==> flow/design.v <==
module Bicubic (
    input CLK,
    input RST,
    input enable,
    input [7:0] input_data,
    output logic [13:0] iaddr,
    output logic ird,
    output logic we,
    output logic [13:0] waddr,
    output logic [7:0] output_data,
    input [6:0] V0,
    input [6:0] H0,
    input [4:0] SW,
    input [4:0] SH,
    input [5:0] TW,
    input [5:0] TH,
    output logic DONE
);
parameter  IDLE=5'd0,PRE_PROCESS=5'd1,DELTA_X=5'd2,DELTA_Y=5'd3,IN16=5'd4,
           JUDGE=5'd5,Y0_ST=5'd6,Y1_ST=5'd7,Y2_ST=5'd8,Y3_ST=5'd9,X_ST=5'd10,
           Y_ST=5'd11,WRITE=5'd12,IN4=5'd13,DONE_ST=5'd14;
reg [4:0] state,next_state,cnt;
reg [6:0] q_x, q_y;
reg [7:0] win [0:15],inter [0:3],out_reg,cal_p_n1,cal_p_0,cal_p_1,
          cal_p_2,cal_result;
reg [17:0] cal_x_fp;
reg [18:0] p_x_delta, p_y_delta;
reg [24:0] p_x, p_y;        
wire x_match, y_match;
wire [24:0] x_add_delta, y_add_delta;
wire x_match_write, y_match_write;
wire x_jump_IN4;
wire [5:0] div_a=(state==DELTA_X)?SW-'d1:SH-'d1;        
wire [23:0] div_a_temp=div_a << 18;         
wire [5:0] div_b=(state==DELTA_X)?TW-'d1:TH-'d1;
wire [23:0] div_result=div_a_temp / div_b; 
assign DONE=state==DONE_ST;
assign ird='b1;
always @(posedge CLK or posedge RST) begin
    if (RST) begin
        state<=IDLE;
        cnt<=5'd0;  
    end
    else begin
        state<=next_state;
        cnt<=(state!=next_state)?5'd0:cnt+5'd1;
    end
end
always @(*) begin
    case (state)
        IDLE:next_state=(enable)?PRE_PROCESS:IDLE;
        PRE_PROCESS:next_state=DELTA_X;
        DELTA_X:next_state=(cnt==5'd5)?DELTA_Y:DELTA_X;
        DELTA_Y:next_state=(cnt==5'd5)?IN16:DELTA_Y;
        IN16:next_state=(cnt==5'd16)?JUDGE:IN16 ;         
        JUDGE:next_state=(x_match && y_match)?WRITE:(y_match)?Y_ST:(x_match)?X_ST:Y0_ST;
        Y0_ST:next_state=Y1_ST;       
        Y1_ST:next_state=Y2_ST;       
        Y2_ST:next_state=Y3_ST;       
        Y3_ST:next_state=X_ST;        
        X_ST:next_state=WRITE;        
        Y_ST:next_state=WRITE;        
        WRITE:next_state=(q_y==TH-1'd1 && q_x==TW-1'd1)?DONE_ST:(q_x==TW-1'd1)?IN16:(x_jump_IN4)?IN4:JUDGE;
        IN4:next_state=(cnt==5'd4)?JUDGE:IN4;         
        DONE_ST:next_state=IDLE;
        default:next_state=IDLE;
    endcase
end 
always @(*) begin
    case (state)
        Y0_ST:begin
            cal_x_fp=p_x[17:0];
            cal_p_n1=win[0];   
            cal_p_0=win[1];  
            cal_p_1=win[2];  
            cal_p_2=win[3];  
        end 
        Y1_ST:begin
            cal_x_fp=p_x[17:0];
            cal_p_n1=win[4];   
            cal_p_0=win[5];  
            cal_p_1=win[6];  
            cal_p_2=win[7];  
        end 
        Y2_ST:begin
            cal_x_fp=p_x[17:0];
            cal_p_n1=win[8];   
            cal_p_0=win[9];  
            cal_p_1=win[10];  
            cal_p_2=win[11];  
        end 
        Y3_ST:begin
            cal_x_fp=p_x[17:0];
            cal_p_n1=win[12];   
            cal_p_0=win[13];  
            cal_p_1=win[14];  
            cal_p_2=win[15];  
        end 
        X_ST:begin
            cal_x_fp=p_y[17:0];
            cal_p_n1=inter[0];  
            cal_p_0=inter[1];
            cal_p_1=inter[2];
            cal_p_2=inter[3];
        end 
        Y_ST:begin
            cal_x_fp=p_x[17:0];
            cal_p_n1=inter[0];  
            cal_p_0=inter[1];
            cal_p_1=inter[2];
            cal_p_2=inter[3];
        end 
        default:begin
            cal_x_fp=p_x[17:0];
            cal_p_n1=18'd0;
            cal_p_0=18'd0;
            cal_p_1=18'd0;
            cal_p_2=18'd0;
        end 
    endcase
end
always @(*) begin
    case (state)
        IN16:begin
            we=1'b0;
            output_data=8'd0;
            waddr=14'd0;
            case (cnt)
               5'd0:iaddr=(((p_x[24:18]-2'd1)<<6)+((p_x[24:18]-2'd1)<<5)+((p_x[24:18]-2'd1)<<2))+((p_y[24:18]-2'd1));
               5'd1:iaddr=(((p_x[24:18]-2'd0)<<6)+((p_x[24:18]-2'd0)<<5)+((p_x[24:18]-2'd0)<<2))+((p_y[24:18]-2'd1));
               5'd2:iaddr=(((p_x[24:18]+2'd1)<<6)+((p_x[24:18]+2'd1)<<5)+((p_x[24:18]+2'd1)<<2))+((p_y[24:18]-2'd1));
               5'd3:iaddr=(((p_x[24:18]+2'd2)<<6)+((p_x[24:18]+2'd2)<<5)+((p_x[24:18]+2'd2)<<2))+((p_y[24:18]-2'd1));
               5'd4:iaddr=(((p_x[24:18]-2'd1)<<6)+((p_x[24:18]-2'd1)<<5)+((p_x[24:18]-2'd1)<<2))+((p_y[24:18]+2'd0));
               5'd5:iaddr=(((p_x[24:18]-2'd0)<<6)+((p_x[24:18]-2'd0)<<5)+((p_x[24:18]-2'd0)<<2))+((p_y[24:18]+2'd0));
               5'd6:iaddr=(((p_x[24:18]+2'd1)<<6)+((p_x[24:18]+2'd1)<<5)+((p_x[24:18]+2'd1)<<2))+((p_y[24:18]+2'd0));
               5'd7:iaddr=(((p_x[24:18]+2'd2)<<6)+((p_x[24:18]+2'd2)<<5)+((p_x[24:18]+2'd2)<<2))+((p_y[24:18]+2'd0));
               5'd8:iaddr=(((p_x[24:18]-2'd1)<<6)+((p_x[24:18]-2'd1)<<5)+((p_x[24:18]-2'd1)<<2))+((p_y[24:18]+2'd1));
               5'd9:iaddr=(((p_x[24:18]-2'd0)<<6)+((p_x[24:18]-2'd0)<<5)+((p_x[24:18]-2'd0)<<2))+((p_y[24:18]+2'd1));
               5'd10:iaddr=(((p_x[24:18]+2'd1)<<6)+((p_x[24:18]+2'd1)<<5)+((p_x[24:18]+2'd1)<<2))+((p_y[24:18]+2'd1));
               5'd11:iaddr=(((p_x[24:18]+2'd2)<<6)+((p_x[24:18]+2'd2)<<5)+((p_x[24:18]+2'd2)<<2))+((p_y[24:18]+2'd1));
               5'd12:iaddr=(((p_x[24:18]-2'd1)<<6)+((p_x[24:18]-2'd1)<<5)+((p_x[24:18]-2'd1)<<2))+((p_y[24:18]+2'd2));
               5'd13:iaddr=(((p_x[24:18]-2'd0)<<6)+((p_x[24:18]-2'd0)<<5)+((p_x[24:18]-2'd0)<<2))+((p_y[24:18]+2'd2));
               5'd14:iaddr=(((p_x[24:18]+2'd1)<<6)+((p_x[24:18]+2'd1)<<5)+((p_x[24:18]+2'd1)<<2))+((p_y[24:18]+2'd2));
               5'd15:iaddr=(((p_x[24:18]+2'd2)<<6)+((p_x[24:18]+2'd2)<<5)+((p_x[24:18]+2'd2)<<2))+((p_y[24:18]+2'd2));
               default:iaddr=14'd0;
            endcase
        end
        IN4:begin
            we=1'b0;
            output_data=8'd0;
            waddr=14'd0;
            case (cnt)
               5'd0:iaddr=(((p_x[24:18]+2'd2)<<6)+((p_x[24:18]+2'd2)<<5)+((p_x[24:18]+2'd2)<<2))+((p_y[24:18]-2'd1));
               5'd1:iaddr=(((p_x[24:18]+2'd2)<<6)+((p_x[24:18]+2'd2)<<5)+((p_x[24:18]+2'd2)<<2))+((p_y[24:18]+2'd0));
               5'd2:iaddr=(((p_x[24:18]+2'd2)<<6)+((p_x[24:18]+2'd2)<<5)+((p_x[24:18]+2'd2)<<2))+((p_y[24:18]+2'd1));
               5'd3:iaddr=(((p_x[24:18]+2'd2)<<6)+((p_x[24:18]+2'd2)<<5)+((p_x[24:18]+2'd2)<<2))+((p_y[24:18]+2'd2));
                default:iaddr=14'd0;
            endcase
        end
        WRITE:begin
            iaddr=14'd0;
            we=1'b1;
            output_data=out_reg;
            waddr=q_x+q_y*TW;
        end
        default:begin
            output_data=8'd0;
            we=1'b0;
            iaddr=14'd0;
            waddr=14'd0;
        end 
    endcase
end
wire signed [12:0] a, b, c, d;   
assign a=- $signed({1'b0,cal_p_n1})+$signed({1'b0,cal_p_0})+$signed({1'b0,cal_p_0,1'b0}) - $signed({1'b0,cal_p_1}) - $signed({1'b0,cal_p_1,1'b0})+$signed({1'b0,cal_p_2});
assign b=$signed({1'b0,cal_p_n1,1'b0}) - $signed({1'b0,cal_p_0}) - $signed({1'b0,cal_p_0,2'b0})+$signed({1'b0,cal_p_1,2'b0}) - $signed({1'b0,cal_p_2});
assign c=- $signed({1'b0,cal_p_n1})+$signed({1'b0,cal_p_1});
assign d=$signed({1'b0,cal_p_0,1'b0});
wire [17:0] x3, x2, x1;      
wire [35:0] x2_temp,x3_temp;
assign x1=cal_x_fp;
assign x2_temp=x1 * cal_x_fp;
assign x2=x2_temp[35:18];
assign x3_temp=x2 * cal_x_fp;
assign x3=x3_temp[35:18];
wire signed [32:0] result_ext, ax, bx, cx, dx;     
assign ax=$signed(a) * $signed({1'b0,x3});
assign bx=$signed(b) * $signed({1'b0,x2});
assign cx=$signed(c) * $signed({1'b0,x1});
assign dx=$signed({d,18'd0});
assign result_ext=$signed(ax)+$signed(bx)+$signed(cx)+$signed(dx);
assign cal_result=(result_ext[32])?8'd0:(result_ext[32:18] >= 15'd511)?8'd255:result_ext[26:19]+result_ext[18];   
assign x_match=(p_x[17:13]==5'd0)||(p_x[17:13]==5'b11111);
assign y_match=(p_y[17:13]==5'd0)||(p_y[17:13]==5'b11111);
assign x_add_delta=p_x+p_x_delta;
assign y_add_delta=p_y+p_y_delta;
assign x_match_write=(x_add_delta[17:13]==5'd0)|| (x_add_delta[17:13]==5'b11111);
assign y_match_write=(y_add_delta[17:13]==5'd0)||(y_add_delta[17:13]==5'b11111);
assign x_jump_IN4=x_match_write||(x_add_delta[24:18] > p_x[24:18]);
integer i1;
always @(posedge CLK or posedge RST) begin
    if (RST) begin
        for (i1=0; i1<16; i1=i1+1) begin
            win[i1]<=8'd0;
        end
        for (i1=0; i1<4; i1=i1+1) begin
            inter[i1]<=8'd0;
        end
        out_reg<=8'd0;
        p_x_delta<=19'd0;
        p_y_delta<=19'd0;
        p_x<=25'd0;
        p_y<=25'd0;
        q_x<=25'd0;
        q_y<=25'd0;
    end
    else begin
        case (state)
            PRE_PROCESS:begin
                p_x<={H0,18'd0};
                p_y<={V0,18'd0};
                q_x<=7'd0;
                q_y<=7'd0;
            end
            DELTA_X:p_x_delta<=div_result;
            DELTA_Y:p_y_delta<=div_result;
            IN16:begin
                case (cnt)
                   5'd1:win[00]<=input_data;
                   5'd2:win[01]<=input_data;
                   5'd3:win[02]<=input_data;
                   5'd4:win[03]<=input_data;
                   5'd5:win[04]<=input_data;
                   5'd6:win[05]<=input_data;
                   5'd7:win[06]<=input_data;
                   5'd8:win[07]<=input_data;
                   5'd9:win[08]<=input_data;
                   5'd10:win[09]<=input_data;
                   5'd11:win[10]<=input_data;
                   5'd12:win[11]<=input_data;
                   5'd13:win[12]<=input_data;
                   5'd14:win[13]<=input_data;
                   5'd15:win[14]<=input_data;
                   5'd16:win[15]<=input_data;
                endcase
            end 
            JUDGE:begin
                if (next_state==WRITE) begin
                    out_reg<=win[5];
                end
                if(next_state==Y_ST) begin
                    inter[0]<=win[4];
                    inter[1]<=win[5];
                    inter[2]<=win[6];
                    inter[3]<=win[7];
                end
                else if(next_state==X_ST) begin
                    inter[0]<=win[1];
                    inter[1]<=win[5];
                    inter[2]<=win[9];
                    inter[3]<=win[13];
                end
            end
            Y0_ST:inter[0]<=cal_result;    
            Y1_ST:inter[1]<=cal_result;
            Y2_ST:inter[2]<=cal_result;
            Y3_ST:inter[3]<=cal_result;
            X_ST:out_reg<=cal_result;
            Y_ST: out_reg<=cal_result;
            WRITE:begin
                if (q_x==(TW-'d1)) begin
                    p_x<={H0,{18'd0}};
                    q_x<='d0;
                    if (y_match_write) begin
                        p_y[24:18]<=y_add_delta[24:18]+y_add_delta[17];
                        p_y[17:0]<=25'd0;                           
                    end
                    else begin
                        p_y<=y_add_delta;
                    end
                    q_y<=q_y+'d1;
                end
                else if (x_jump_IN4) begin
                    if (x_match_write) begin
                        p_x[24:18]<=x_add_delta[24:18]+x_add_delta[17];
                        p_x[17:0]<=25'd0;                           
                    end
                    else begin
                        p_x<=x_add_delta;
                    end
                    q_x<=q_x +'d1;
                end
                else begin
                    p_x<=x_add_delta;
                    q_x<=q_x +'d1;
                end
                if (x_jump_IN4) begin
                    win[00]<=win [01];
                    win[01]<=win [02];
                    win[02]<=win [03];
                    win[04]<=win [05];
                    win[05]<=win [06];
                    win[06]<=win [07];
                    win[08]<=win [09];
                    win[09]<=win [10];
                    win[10]<=win [11];
                    win[12]<=win [13];
                    win[13]<=win [14];
                    win[14]<=win [15];
                end
            end
            IN4:begin
                case (cnt)
                   5'd1:win[03]<=input_data;     
                   5'd2:win[07]<=input_data;
                   5'd3:win[11]<=input_data;
                   5'd4:win[15]<=input_data;
                endcase
            end
        endcase
    end
end
endmodule
== From RTL to reports: Bicubic ==
The steps from the RTL of Bicubic to its reports follow in flow order.
Line numbers count from 1 in the design file above.
Operators carry their Yosys type and port widths (W data, S select, Z words).
Library cell names are shortened.
A cell with -- has no value.
Design
  design top: Bicubic
  clock: CLK
  cell library: sky130hd
  corner: tt_025C_1v80

== After elaboration ==
Counts by Yosys on the flattened word-level netlist (proc, flatten, opt, wreduce). Print and check cells are left out.
Operators by class
  reductions and logical operators: 44
  eq/ne operators: 65
  div/mod/pow operators: 1
  multipliers: 6
  shifts and indexed selects: 0
  mux-type cells: 104
  bitwise gates (word level): 0
  $lt $le $gt $ge: 2
  $add $sub $neg: 59
Operators with widths (count)
  $mul A18 B18 Y36: 2
  $mul A13 B19 Y32: 3
  $pmux W8 S2: 21
  $mux W8: 40
  $pmux W14 S16: 1
  $add A14 B14 Y14: 14
  $pmux W8 S5: 4
  $div A24 B6 Y24: 1
  $mux W18: 6
  $mul A7 B6 Y13: 1
  $pmux W18 S2: 2
  $add A14 B7 Y14: 4
  $pmux W14 S4: 1
  $pmux W7 S2: 4
  $pmux W4 S13: 1
  $add A25 B19 Y25: 2
  $mux W7: 7
  $reduce_and A3 Y1: 16
  $ne A2 B2 Y1 const B: 23
  $eq A4 B4 Y1 const B: 10
  $eq A5 B4 Y1 const B: 8
  $add A13 B9 Y13: 3
  $add A32 B32 Y33: 1
  $add A33 B28 Y33: 1
  $add A33 B32 Y33: 1
  $eq A7 B32 Y1: 1
  $logic_not A5 Y1: 6
  $add A14 B10 Y14: 2
Not listed: further kinds 45, cells in them 95.
Word-level totals
  input bits: 47
  RAM bits: 0
  flip-flop bits (word level): 279
  cells after elaboration: 310
  output and inout port bits: 39
  clocked read ports x word width: 0
  memories kept: 0
  bits in latches: 0
  bits in read-only memories: 0

== Logic depth ==
Longest topological path by Yosys (ltp), each cell counted once; first at word level (registers and memories cut), then after technology mapping (sequential cells cut; the memories' decode and read muxes count).
Logic depth
  depth after elaboration: 17
  ABC_AREA: 0
  mapped depth: 281
  gate-level depth less buffers: 252

== Synthesis result ==
Source: synth_stat.txt of the flow (Yosys; design flattened, memories mapped). It holds for the ABC_AREA given above (unset counts as 0); a run with the other value may have another netlist.
Cell types (count)
  fa_1: 1220
  ha_1: 814
  dfrtp_1: 279
  inv_1: 1624
  nand2_1: 1112
  a21oi_1: 622
  nor2_1: 808
  xnor2_1: 316
  xor2_1: 141
  o21ai_0: 243
  clkbuf_1: 321
  and2_1: 179
  mux2_2: 89
  mux2i_1: 93
  o21bai_1: 109
  nand2b_1: 110
  a21o_1: 91
  nor3_1: 123
Other cell types: 107; their cells: 1165.
Synthesis totals
  standard cells after synthesis: 9459
  mapped area: 79064.6 um^2
  area of sequential cells: 6981.7 um^2
  buffers: 373
  mapped flip-flops: 279

== Path before layout ==
OpenSTA on the mapped netlist: ideal clock, no wires. The path of least setup slack (recovery checks aside). Input and output delay are each 20% of the period. Register names are those of the netlist, which keeps one name where synthesis merged equal registers.
Path post-synthesis
  kind: input to register
  from: input TW[0]
  to: register p_y_delta[0]
  external input delay: 12.000 ns
  delay of the path: 51.594 ns
  stages on the path: 274
  path slack: -3.594 ns
  data arrival time: 63.443 ns
  launch time at the first pin: 12.000 ns
  period: 60.0 ns
  required time: 59.849 ns
  synthesis period reached: 63.594 ns
"delay of the path" = arrival - input delay + setup time.
"stages on the path" counts driving pins, that of a launching flip-flop among them; a cell with two outputs on the path counts twice.
"synthesis period reached" is the clock period less the worst setup slack; recovery checks do not enter. This is arithmetic on one report: input and output delays are still those of the set period (20% each).
The rows between start and end are the longest chain of elaborated cells between them; the timing report does not say that the signal goes this way. Where chains are equally long, one stands for them.
A line is the first line of the expression or statement that the cell stems from. Yosys adds cells for indexed reads and writes and turns some case tables into memories.
On the way, post-synthesis
  cell sequence: clkbuf_1 -> inv_1 -> nor2_1 -> a21oi_4 -> inv_2 -> clkbuf_1 -> clkbuf_1 -> clkbuf_1 -> clkbuf_1 -> buf_1 -> clkbuf_1 -> ha_1 -> o211a_1 -> a21oi_1 -> ha_1 -> nand2_1 -> a21oi_1 -> a311oi_2 -> [238 not listed] -> o21a_1 -> o21ai_0 -> nand2b_1 -> a21oi_1 -> nand2b_1 -> a2111oi_4 -> and3_1 -> nand4_1 -> clkbuf_1 -> nor2_1 -> a21oi_1 -> ha_1 -> a21oi_1 -> o311ai_0 -> a2111oi_2 -> o2111a_1 -> o2111a_1 -> a41oi_1
  length of the longest elaborated chain: 3
  elaborated cells on any way between the ends: 3
Ends and longest elaborated chain, post-synthesis
  start, declared: line 15  | input [5:0] TW,
  $sub A6 B1 Y7: line 35  | wire [5:0] div_b=(state==DELTA_X)?TW-'d1:TH-'d1;
  $mux W6: line 35
  $div A24 B6 Y24: line 36  | wire [23:0] div_result=div_a_temp / div_b;
  end, assigned: line 211  | p_y_delta<=19'd0;
  end, assigned: line 226  | DELTA_Y:p_y_delta<=div_result;
  end, declared: line 27  | reg [18:0] p_x_delta, p_y_delta;

== Path in the finished layout ==
Path of least setup slack in the final report of record 2 (OpenROAD, finished layout, wires in). Where an end is a register, its clock arrival counts in the times.
Path post-layout
  kind: input to register
  from: input TH[1]
  to: register p_x_delta[0]
  external input delay: 11.56 ns
  path slack: 3.38 ns
  launch time at the first pin: 11.56 ns
  required time: 58.22 ns
  data arrival time: 54.84 ns
  stages on the path: 239
  period: 57.8 ns
The rows between start and end are the longest chain of elaborated cells between them; the timing report does not say that the signal goes this way. Where chains are equally long, one stands for them.
On the way, post-layout
  cell sequence: dlymetal6s2s_1 -> inv_2 -> ha_4 -> or4bb_1 -> a21oi_2 -> o2111a_2 -> o211a_1 -> a21oi_2 -> ha_4 -> nor4b_4 -> nand2_1 -> o22ai_2 -> o21ai_2 -> a221oi_2 -> or2_4 -> ha_4 -> o211a_1 -> a211oi_2 -> [203 not listed] -> nor2b_1 -> o21a_1 -> o21ai_2 -> nand2b_1 -> a21oi_2 -> nand2b_1 -> a2111oi_4 -> and3_4 -> nand4_1 -> nor2_1 -> a21oi_1 -> ha_1 -> a21oi_2 -> o311ai_2 -> a2111oi_2 -> o2111a_1 -> o2111a_1 -> a41oi_1
  length of the longest elaborated chain: 3
  elaborated cells on any way between the ends: 3
Ends and longest elaborated chain, post-layout
  start, declared: line 16  | input [5:0] TH,
  $sub A6 B1 Y6: line 35  | wire [5:0] div_b=(state==DELTA_X)?TW-'d1:TH-'d1;
  $mux W6: line 35
  $div A24 B6 Y24: line 36  | wire [23:0] div_result=div_a_temp / div_b;
  end, assigned: line 210  | p_x_delta<=19'd0;
  end, assigned: line 225  | DELTA_X:p_x_delta<=div_result;
  end, declared: line 27  | reg [18:0] p_x_delta, p_y_delta;

==> runs of Bicubic <==
Below are 2 stored runs of the flow (Yosys, OpenROAD; platform sky130hd) on Bicubic, each with its settings and what was measured, unordered. Constraints: input delay and output delay 20% of the set period each, output load 0.01 pF.
By "achieved clock period (ns)" is meant the clock period of the run minus its worst setup slack. This is arithmetic on one report: input and output delays are still those of the set period (20% each).
"worst setup path time (ns)" means the part of the period allowed to the worst setup path (the constraints hold back 20% at inputs and 20% at outputs) less its slack; where the path has registers, the arrival times of their clocks count too.

Flow files of record 1
==> flow/run.sh <==
#!/bin/bash
# the make line also repeats the synthesis and layout settings of config.mk as NAME=value (left out here)
make -C /OpenROAD-flow-scripts/flow DESIGN_CONFIG=/design/flow/config.mk WORK_HOME=/design/flow/orfs CLKGATE_MAP_FILE= finish
==> flow/config.mk <==
export PLATFORM = sky130hd
export DESIGN_NAME = Bicubic
export DESIGN_NICKNAME = Bicubic
export VERILOG_FILES = /design/flow/design.v
export SDC_FILE = /design/flow/constraint.sdc
export NUM_CORES = 4
export LEC_CHECK = 0
export CAP_MARGIN = 0
export CELL_PAD_IN_SITES_DETAIL_PLACEMENT = 2
export CORE_ASPECT_RATIO = 0.58
export CORE_MARGIN = 2
export CORE_UTILIZATION = 55
export CTS_CLUSTER_DIAMETER = 335
export CTS_CLUSTER_SIZE = 45
export GPL_TIMING_DRIVEN = 0
export HOLD_SLACK_MARGIN = 0.29
export MAX_ROUTING_LAYER = met4
export PLACE_DENSITY = 0.55
export SETUP_SLACK_MARGIN = 5.0
export SLEW_MARGIN = 20
==> flow/constraint.sdc <==
create_clock -name core_clock -period 78.2 [get_ports {CLK}]
set_input_delay 15.6400 -clock core_clock [delete_from_list [all_inputs] [get_ports {CLK}]]
set_output_delay 15.6400 -clock core_clock [all_outputs]
set_load 0.01 [all_outputs]

report of record 1: did not finish, place, DPL-0033

Flow files of record 2
==> flow/run.sh <==
#!/bin/bash
# the make line also repeats the synthesis and layout settings of config.mk as NAME=value (left out here)
make -C /OpenROAD-flow-scripts/flow DESIGN_CONFIG=/design/flow/config.mk WORK_HOME=/design/flow/orfs CLKGATE_MAP_FILE= finish
==> flow/config.mk <==
export PLATFORM = sky130hd
export DESIGN_NAME = Bicubic
export DESIGN_NICKNAME = Bicubic
export VERILOG_FILES = /design/flow/design.v
export SDC_FILE = /design/flow/constraint.sdc
export NUM_CORES = 4
export LEC_CHECK = 0
export CAP_MARGIN = 20
export CORE_MARGIN = 2
export CORE_UTILIZATION = 40
export SETUP_SLACK_MARGIN = 1.56
export SLEW_MARGIN = 20
==> flow/constraint.sdc <==
create_clock -name core_clock -period 57.8 [get_ports {CLK}]
set_input_delay 11.5600 -clock core_clock [delete_from_list [all_inputs] [get_ports {CLK}]]
set_output_delay 11.5600 -clock core_clock [all_outputs]
set_load 0.01 [all_outputs]

report of record 2
yosys chip area after synthesis (um^2): 79064.6
finish__design__die__area: 201233.0
finish__design__instance__area__stdcell: 87861.8
finish__design__instance__utilization: 0.4464
finish__timing__setup__ws: 3.381
finish__timing__setup__tns: 0.000
finish__timing__hold__ws: 0.490
achieved clock period (ns): 54.419
worst setup path time (ns): 42.86
worst setup path kind: input to register
